==> flow/design.v <==
module adc_interface (
    input wire clk,
    input wire rst_n,
    input wire [11:0] adc_data,
    input wire adc_valid,
    output reg [11:0] voltage_fb,
    output reg data_ready
);
    always @(posedge clk or negedge rst_n) begin
        if (!rst_n) begin
            voltage_fb <= 12'd0;
            data_ready <= 1'b0;
        end else begin
            if (adc_valid) begin
                voltage_fb <= adc_data;
                data_ready <= 1'b1;
            end else begin
                data_ready <= 1'b0;
            end
        end
    end
endmodule
module pid_controller #(
    parameter DATA_WIDTH = 12,
    parameter KP = 16'd100,
    parameter KI = 16'd10,
    parameter KD = 16'd5,
    parameter SETPOINT = 12'd2048
)(
    input wire clk,
    input wire rst_n,
    input wire [DATA_WIDTH-1:0] feedback,
    input wire fb_valid,
    output reg [9:0] control_out,
    output reg out_valid
);
    reg signed [DATA_WIDTH:0] error;
    reg signed [DATA_WIDTH:0] prev_error;
    reg signed [31:0] integral;
    reg signed [DATA_WIDTH:0] derivative;
    reg signed [31:0] p_term, i_term, d_term;
    reg signed [31:0] pid_sum;
    always @(posedge clk or negedge rst_n) begin
        if (!rst_n) begin
            error <= 0;
            prev_error <= 0;
            integral <= 0;
            derivative <= 0;
            p_term <= 0;
            i_term <= 0;
            d_term <= 0;
            pid_sum <= 0;
            control_out <= 10'd512;
            out_valid <= 1'b0;
        end else if (fb_valid) begin
            error <= SETPOINT - feedback;
            prev_error <= error;
            if (integral + error > 32'sd100000)
                integral <= 32'sd100000;
            else if (integral + error < -32'sd100000)
                integral <= -32'sd100000;
            else
                integral <= integral + error;
            derivative <= error - prev_error;
            p_term <= ($signed({16'd0, KP}) * error) >>> 8;
            i_term <= ($signed({16'd0, KI}) * integral) >>> 16;
            d_term <= ($signed({16'd0, KD}) * derivative) >>> 8;
            pid_sum <= p_term + i_term + d_term + 32'sd512;
            if (pid_sum > 32'sd1023)
                control_out <= 10'd1023;
            else if (pid_sum < 32'sd0)
                control_out <= 10'd0;
            else
                control_out <= pid_sum[9:0];
            out_valid <= 1'b1;
        end else begin
            out_valid <= 1'b0;
        end
    end
endmodule
module pwm_generator #(
    parameter CLK_FREQ = 100_000_000,
    parameter PWM_FREQ = 100_000,
    parameter PWM_RESOLUTION = 10
)(
    input wire clk,
    input wire rst_n,
    input wire [PWM_RESOLUTION-1:0] duty_cycle,
    output reg pwm_out
);
    localparam COUNTER_MAX = CLK_FREQ / PWM_FREQ;
    reg [$clog2(COUNTER_MAX)-1:0] counter;
    reg [PWM_RESOLUTION-1:0] duty_reg;
    reg [PWM_RESOLUTION-1:0] compare_val;
    always @(posedge clk or negedge rst_n) begin
        if (!rst_n) begin
            counter <= 0;
            duty_reg <= 0;
            compare_val <= 0;
            pwm_out <= 1'b0;
        end else begin
            if (counter < COUNTER_MAX - 1) begin
                counter <= counter + 1;
            end else begin
                counter <= 0;
                duty_reg <= duty_cycle;
            end
            compare_val <= (duty_reg * COUNTER_MAX) >> PWM_RESOLUTION;
            pwm_out <= (counter < compare_val) ? 1'b1 : 1'b0;
        end
    end
endmodule
module buck_converter_top #(
    parameter CLK_FREQ = 100_000_000,
    parameter PWM_FREQ = 100_000,
    parameter V_REF = 12'd2048,
    parameter KP = 16'd100,
    parameter KI = 16'd10,
    parameter KD = 16'd5
)(
    input wire clk,
    input wire rst_n,
    input wire [11:0] adc_data,
    input wire adc_valid,
    output wire pwm_out,
    output wire [11:0] voltage_monitor,
    output wire [9:0] duty_cycle_monitor
);
    wire [11:0] voltage_fb;
    wire adc_ready;
    wire [9:0] duty_cycle;
    wire pid_valid;
    adc_interface adc_if (
        .clk(clk),
        .rst_n(rst_n),
        .adc_data(adc_data),
        .adc_valid(adc_valid),
        .voltage_fb(voltage_fb),
        .data_ready(adc_ready)
    );
    pid_controller #(
        .DATA_WIDTH(12),
        .KP(KP),
        .KI(KI),
        .KD(KD),
        .SETPOINT(V_REF)
    ) pid_ctrl (
        .clk(clk),
        .rst_n(rst_n),
        .feedback(voltage_fb),
        .fb_valid(adc_ready),
        .control_out(duty_cycle),
        .out_valid(pid_valid)
    );
    pwm_generator #(
        .CLK_FREQ(CLK_FREQ),
        .PWM_FREQ(PWM_FREQ),
        .PWM_RESOLUTION(10)
    ) pwm_gen (
        .clk(clk),
        .rst_n(rst_n),
        .duty_cycle(duty_cycle),
        .pwm_out(pwm_out)
    );
    assign voltage_monitor = voltage_fb;
    assign duty_cycle_monitor = duty_cycle;
endmodule
Wiki page: buck_converter_top / tool data

== Tool chain data of buck_converter_top ==
Module buck_converter_top before and after one edit of its RTL, step after step.
Lines under "original" count in the file above, lines under "edited" in the edited file.
"change": "edited" minus "original" as printed here.
A cell with n/a has no value.
Design
  top module: buck_converter_top
  clock: clk
  standard-cell library: sky130hd
  library corner: tt_025C_1v80

== Edit of the RTL ==
The edit as a unified diff against the file above.
A script made this edit; it was not meant as an optimisation.
begin of diff
@@ -39,5 +39,5 @@
     reg signed [31:0] integral;
     reg signed [DATA_WIDTH:0] derivative;
-    reg signed [31:0] p_term, i_term, d_term;
+    reg signed [23:0] p_term, i_term, d_term;
     reg signed [31:0] pid_sum;
     always @(posedge clk or negedge rst_n) begin
end of diff

== Elaborated design ==
Counts by Yosys on the flattened word-level netlist (proc, flatten, opt, wreduce; memories kept). Register bits leave out memories and registers merged into their read ports (data or address); mux counts leave out enables and synchronous resets folded into registers. Print and check cells are left out. Cells with the same type and inputs are merged into one.
Operators by class
  $add $sub $neg: original 7, edited 7, change 0
  multiply operators: original 4, edited 4, change 0
  order comparisons: original 6, edited 6, change 0
  mux-type cells: original 7, edited 7, change 0
Operators by type and width
  adder 13 x 16 -> 17 bit: original 1, edited 0, change -1
  adder 17 x 9 -> 18 bit: original 1, edited 0, change -1
  adder 24 x 16 -> 25 bit: original 0, edited 1, change +1
  adder 32 x 24 -> 32 bit: original 0, edited 1, change +1
Operator kinds equal on both sides are left out: 18.
Word-level totals
  register bits: original 195, edited 221, change +26
  input port bits: original 15, edited 15, change 0
  output and inout port bits: original 23, edited 23, change 0
  word-level cells: original 39, edited 39, change 0

== Logic depth ==
Yosys ltp: most cells in a row. Word level: on the elaborated netlist, between registers, memories and ports. Mapped: between sequential cells and ports; inverters and the memories' decode and read muxes count.
Depth
  word-level depth: original 4, edited 4, change 0
  ABC_AREA: original 0, edited 0
  mapped depth: original 18, edited 25, change +7
  depth with buffers taken out: original 18, edited 25, change +7

== Mapped cells and area ==
Yosys stat after the flow's synthesis: flattened, memories mapped to cells. It holds for the ABC_AREA given above (unset counts as 0); a run with the other value may have another netlist.
Cells by type
  sky130_fd_sc_hd__ha_1: original 226, edited 272, change +46
  sky130_fd_sc_hd__nor2_1: original 127, edited 143, change +16
  sky130_fd_sc_hd__fa_1: original 59, edited 44, change -15
  sky130_fd_sc_hd__nor3_1: original 27, edited 41, change +14
  sky130_fd_sc_hd__a21o_1: original 37, edited 49, change +12
  sky130_fd_sc_hd__o31ai_1: original 22, edited 10, change -12
  sky130_fd_sc_hd__nor2b_1: original 18, edited 30, change +12
  sky130_fd_sc_hd__nand2b_1: original 6, edited 17, change +11
  sky130_fd_sc_hd__a21oi_1: original 77, edited 87, change +10
  sky130_fd_sc_hd__o22a_1: original 0, edited 10, change +10
  sky130_fd_sc_hd__mux2_2: original 55, edited 64, change +9
  sky130_fd_sc_hd__xor2_1: original 31, edited 22, change -9
  sky130_fd_sc_hd__nand3_1: original 32, edited 40, change +8
  sky130_fd_sc_hd__o21ai_0: original 103, edited 110, change +7
  sky130_fd_sc_hd__nand4_1: original 16, edited 9, change -7
  sky130_fd_sc_hd__inv_1: original 162, edited 156, change -6
  sky130_fd_sc_hd__xnor2_1: original 80, edited 86, change +6
  sky130_fd_sc_hd__and3_1: original 14, edited 20, change +6
Cell types equal on both sides are left out: 18.
The list need not be complete.
Synthesis totals
  cells in the netlist: original 1645, edited 1784, change +139
  synthesis area (µm²): original 15766.4, edited 16807.4, change +1041.0
  sequential area (µm²): original 4805.9, edited 4880.9, change +75.0
  flip-flop cells: original 192, edited 195, change +3
  buffer cells: original 53, edited 47, change -6
The figures by module come from a second, unflattened synthesis with its own total; it is not the netlist above.
Second synthesis, totals
  cell total of the unflattened synthesis: original 1599, edited 1651, change +52
  area total of the unflattened synthesis (µm²): original 15523.6, edited 15879.0, change +355.4
Rows give one instance, submodules left out.
Modules, original
  pid_controller: times used 1, cells 1277, area 12045.3 µm², sequential area 3479.6 µm²
  pwm_generator: times used 1, cells 296, area 2969.1 µm², sequential area 775.7 µm²
  adc_interface: times used 1, cells 26, area 509.2 µm², sequential area 325.3 µm²
  buck_converter_top: times used 1, cells 0, area 0.0 µm², sequential area 0.0 µm²
Modules, edited
  pid_controller: times used 1, cells 1329, area 12400.6 µm², sequential area 3679.8 µm²
  pwm_generator: times used 1, cells 296, area 2969.1 µm², sequential area 775.7 µm²
  adc_interface: times used 1, cells 26, area 509.2 µm², sequential area 325.3 µm²
  buck_converter_top: times used 1, cells 0, area 0.0 µm², sequential area 0.0 µm²

== Timing after synthesis ==
OpenSTA on the mapped netlist: ideal clock, no wires. The path of least setup slack (recovery checks aside). Input and output delay are each 20% of the period. Register names are those of the netlist, which keeps one name where synthesis merged equal registers.
Path post-synthesis
  path type: original flip-flop to flip-flop, edited flip-flop to flip-flop
  start: original register pid_ctrl.error[12], edited register pid_ctrl.i_term[0]
  end: original register pid_ctrl.integral[4], edited register pid_ctrl.pid_sum[31]
  clock period (ns): original 10.0, edited 10.0, change 0.0
  library setup time (ns): original 0.096, edited 0.069, change -0.027
  time at the first pin (ns): original 0.000, edited 0.000, change 0.000
  data arrival time (ns): original 4.287, edited 5.113, change +0.826
  required time (ns): original 9.904, edited 9.931, change +0.027
  slack (ns): original 5.617, edited 4.818, change -0.799
  path delay (ns): original 4.383, edited 5.182, change +0.799
  driving pins on the path: original 18, edited 24, change +6
  buffers on the path: original 2, edited 0, change -2
  synthesis period reached (ns): original 4.383, edited 5.182, change +0.799
"path delay" = arrival - input delay + setup time.
"driving pins on the path": output pins that drive a net of the path, with the launching flip-flop's if there is one; two outputs of one cell count as two.
"synthesis period reached" is the clock period less the worst setup slack; recovery checks do not enter. This is arithmetic on one report: input and output delays are still those of the set period (20% each).
The rows between start and end are the longest chain of elaborated cells between them; the timing report does not say that the signal goes this way. Where chains are equally long, one stands for them.
Each line given opens the expression or statement behind the cell; cells for indexed reads and writes are added by Yosys, which also makes memories of some case tables.
At most two assigning lines are given for a register; there are more.
On the way, post-synthesis, original
  cells stage by stage: sky130_fd_sc_hd__dfrtp_1 -> sky130_fd_sc_hd__ha_1 -> sky130_fd_sc_hd__buf_4 -> sky130_fd_sc_hd__and3_4 -> sky130_fd_sc_hd__and2_4 -> sky130_fd_sc_hd__a221oi_2 -> sky130_fd_sc_hd__o22ai_1 -> sky130_fd_sc_hd__a21o_1 -> sky130_fd_sc_hd__a221oi_4 -> sky130_fd_sc_hd__a211o_1 -> sky130_fd_sc_hd__nand2_1 -> sky130_fd_sc_hd__a2111oi_0 -> sky130_fd_sc_hd__nand4_1 -> sky130_fd_sc_hd__ha_1 -> sky130_fd_sc_hd__nor2_1 -> sky130_fd_sc_hd__clkbuf_1 -> sky130_fd_sc_hd__a32oi_1 -> sky130_fd_sc_hd__o31ai_1
  cells in the longest elaborated chain: 4
  elaborated cells on any way between the ends: 5
  those cells by class: 1 x add/sub; 2 x compare; 2 x mux
Ends and longest elaborated chain, post-synthesis, original
  start, declared: line 37  | reg signed [DATA_WIDTH:0] error;
  start, assigned: line 45  | error <= 0;
  start, assigned: line 56  | error <= SETPOINT - feedback;
  adder 32 x 13 -> 32 bit: line 60  | else if (integral + error < -32'sd100000)
  < comparator 32 x 18 -> 1 bit: line 60
  2-to-1 mux 32 bit: line 60
  2-to-1 mux 32 bit: line 58  | if (integral + error > 32'sd100000)
  end, assigned: line 61  | integral <= -32'sd100000;
  end, assigned: line 63  | integral <= integral + error;
  end, declared: line 39  | reg signed [31:0] integral;
On the way, post-synthesis, edited
  cells stage by stage: sky130_fd_sc_hd__dfrtp_1 -> sky130_fd_sc_hd__ha_1 -> sky130_fd_sc_hd__inv_1 -> sky130_fd_sc_hd__fa_1 -> sky130_fd_sc_hd__nor2b_1 -> sky130_fd_sc_hd__o21ai_0 -> sky130_fd_sc_hd__a21boi_0 -> sky130_fd_sc_hd__o21ai_0 -> sky130_fd_sc_hd__a21boi_0 -> sky130_fd_sc_hd__o21ai_0 -> sky130_fd_sc_hd__a21oi_1 -> sky130_fd_sc_hd__o41ai_1 -> sky130_fd_sc_hd__a211oi_1 -> sky130_fd_sc_hd__nor2_1 -> sky130_fd_sc_hd__ha_1 -> sky130_fd_sc_hd__ha_1 -> sky130_fd_sc_hd__a211o_1 -> sky130_fd_sc_hd__or3_1 -> sky130_fd_sc_hd__a21oi_1 -> sky130_fd_sc_hd__o21ai_0 -> sky130_fd_sc_hd__o41a_1 -> sky130_fd_sc_hd__a31o_2 -> sky130_fd_sc_hd__a2111o_1 -> sky130_fd_sc_hd__nand3_1
  cells in the longest elaborated chain: 3
  elaborated cells on any way between the ends: 3
  RTL lines with such cells: 1
  those cells by class: 3 x add/sub
Ends and longest elaborated chain, post-synthesis, edited
  start, declared: line 41  | reg signed [23:0] p_term, i_term, d_term;
  start, assigned: line 50  | i_term <= 0;
  start, assigned: line 66  | i_term <= ($signed({16'd0, KI}) * integral) >>> 16;
  adder 24 x 16 -> 25 bit: line 68  | pid_sum <= p_term + i_term + d_term + 32'sd512;
  adder 32 x 24 -> 32 bit: line 68
  adder 32 x 11 -> 32 bit: line 68
  end, assigned: line 52  | pid_sum <= 0;
  end, assigned: line 68
  end, declared: line 42  | reg signed [31:0] pid_sum;

== Path in the finished layout ==
From the final timing report of the runs of set A: the path of least setup slack in the routed layout; clock arrival at registers is part of the times.
Path after layout
  path type: original flip-flop to flip-flop, edited flip-flop to flip-flop
  start: original register pid_ctrl.error[12], edited register pid_ctrl.i_term[0]
  end: original register pid_ctrl.integral[10], edited register pid_ctrl.pid_sum[31]
  clock period (ns): original 10.0, edited 10.0, change 0.0
  library setup time (ns): original 0.11, edited 0.06, change -0.05
  time at the first pin (ns): original 0.43, edited 0.45, change +0.02
  data arrival time (ns): original 5.10, edited 6.26, change +1.16
  required time (ns): original 10.32, edited 10.38, change +0.06
  slack (ns): original 5.22, edited 4.12, change -1.10
  driving pins on the path: original 17, edited 24, change +7
  buffers on the path: original 1, edited 0, change -1
The rows between start and end are the longest chain of elaborated cells between them; the timing report does not say that the signal goes this way. Where chains are equally long, one stands for them.
At most two assigning lines are given for a register; there are more.
On the way, after layout, original
  cells stage by stage: sky130_fd_sc_hd__dfrtp_1 -> sky130_fd_sc_hd__buf_4 -> sky130_fd_sc_hd__ha_1 -> sky130_fd_sc_hd__and3_4 -> sky130_fd_sc_hd__and2_4 -> sky130_fd_sc_hd__a221oi_2 -> sky130_fd_sc_hd__o22ai_1 -> sky130_fd_sc_hd__a21o_1 -> sky130_fd_sc_hd__a221oi_4 -> sky130_fd_sc_hd__a211o_1 -> sky130_fd_sc_hd__nand2_1 -> sky130_fd_sc_hd__a2111oi_0 -> sky130_fd_sc_hd__nand4_1 -> sky130_fd_sc_hd__ha_1 -> sky130_fd_sc_hd__nand2b_1 -> sky130_fd_sc_hd__nor2_1 -> sky130_fd_sc_hd__a211o_1
  cells in the longest elaborated chain: 4
  elaborated cells on any way between the ends: 5
  those cells by class: 1 x add/sub; 2 x compare; 2 x mux
Ends and longest elaborated chain, after layout, original
  start, declared: line 37  | reg signed [DATA_WIDTH:0] error;
  start, assigned: line 45  | error <= 0;
  start, assigned: line 56  | error <= SETPOINT - feedback;
  adder 32 x 13 -> 32 bit: line 60  | else if (integral + error < -32'sd100000)
  < comparator 32 x 18 -> 1 bit: line 60
  2-to-1 mux 32 bit: line 60
  2-to-1 mux 32 bit: line 58  | if (integral + error > 32'sd100000)
  end, assigned: line 61  | integral <= -32'sd100000;
  end, assigned: line 63  | integral <= integral + error;
  end, declared: line 39  | reg signed [31:0] integral;
On the way, after layout, edited
  cells stage by stage: sky130_fd_sc_hd__dfrtp_1 -> sky130_fd_sc_hd__ha_1 -> sky130_fd_sc_hd__inv_1 -> sky130_fd_sc_hd__fa_1 -> sky130_fd_sc_hd__nor2b_1 -> sky130_fd_sc_hd__o21ai_0 -> sky130_fd_sc_hd__a21boi_0 -> sky130_fd_sc_hd__o21ai_0 -> sky130_fd_sc_hd__a21boi_0 -> sky130_fd_sc_hd__o21ai_0 -> sky130_fd_sc_hd__a21oi_1 -> sky130_fd_sc_hd__o41ai_1 -> sky130_fd_sc_hd__a211oi_1 -> sky130_fd_sc_hd__nor2_1 -> sky130_fd_sc_hd__ha_1 -> sky130_fd_sc_hd__ha_1 -> sky130_fd_sc_hd__a211o_1 -> sky130_fd_sc_hd__or3_1 -> sky130_fd_sc_hd__a21oi_1 -> sky130_fd_sc_hd__o21ai_0 -> sky130_fd_sc_hd__o41a_1 -> sky130_fd_sc_hd__a31o_2 -> sky130_fd_sc_hd__a2111o_1 -> sky130_fd_sc_hd__nand3_1
  cells in the longest elaborated chain: 3
  elaborated cells on any way between the ends: 3
  RTL lines with such cells: 1
  those cells by class: 3 x add/sub
Ends and longest elaborated chain, after layout, edited
  start, declared: line 41  | reg signed [23:0] p_term, i_term, d_term;
  start, assigned: line 50  | i_term <= 0;
  start, assigned: line 66  | i_term <= ($signed({16'd0, KI}) * integral) >>> 16;
  adder 24 x 16 -> 25 bit: line 68  | pid_sum <= p_term + i_term + d_term + 32'sd512;
  adder 32 x 24 -> 32 bit: line 68
  adder 32 x 11 -> 32 bit: line 68
  end, assigned: line 52  | pid_sum <= 0;
  end, assigned: line 68
  end, declared: line 42  | reg signed [31:0] pid_sum;

== Flow runs ==
Both versions went through the flow (Yosys, OpenROAD) with the same settings in each pair. Constraints: input delay and output delay 20% of the set period each, output load 0.01 pF.
Flow settings, set A
  CORE_UTILIZATION: 40
  period_ns: 10.0
  CAP_MARGIN: 20
  CORE_MARGIN: 2
  SLEW_MARGIN: 20
Final reports, set A
  chip area after synthesis (Yosys) (µm²): original 15766.4, edited 16807.4, change +1041.0
  full die area (µm²): original 41020.4, edited 43674.7, change +2654.3
  std-cell area (final layout) (µm²): original 17202.7, edited 18313.8, change +1111.1
  utilization in the final report (%): original 44.4, edited 44.0, change -0.4
  setup slack of the worst path (ns): original 5.225, edited 4.123, change -1.102
  total negative slack (ns): original 0.000, edited 0.000, change 0.000
  final worst hold slack (ns): original 0.489, edited 0.471, change -0.018
  reached clock period (ns): original 4.775, edited 5.877, change +1.102
Flow settings, set B
  CORE_UTILIZATION: 32
  CTS_CLUSTER_SIZE: 19
  MAX_ROUTING_LAYER: met4
  PLACE_DENSITY_LB_ADDON: 0.23
  SETUP_SLACK_MARGIN: 0.79
  TNS_END_PERCENT: 80
  period_ns: 6.9
  CAP_MARGIN: 20
  CORE_MARGIN: 2
  SLEW_MARGIN: 20
Final reports, set B
  chip area after synthesis (Yosys) (µm²): original 15766.4, edited 16807.4, change +1041.0
  full die area (µm²): original 51062.4, edited 54372.9, change +3310.5
  std-cell area (final layout) (µm²): original 17434.2, edited 18524.0, change +1089.8
  utilization in the final report (%): original 35.8, edited 35.9, change +0.1
  setup slack of the worst path (ns): original 2.085, edited 1.367, change -0.718
  total negative slack (ns): original 0.000, edited 0.000, change 0.000
  final worst hold slack (ns): original 0.488, edited 0.483, change -0.005
  reached clock period (ns): original 4.815, edited 5.533, change +0.718
"reached clock period" means the clock period less the worst setup slack. The figure is calculated, with input and output delays left at 20% of the set period.
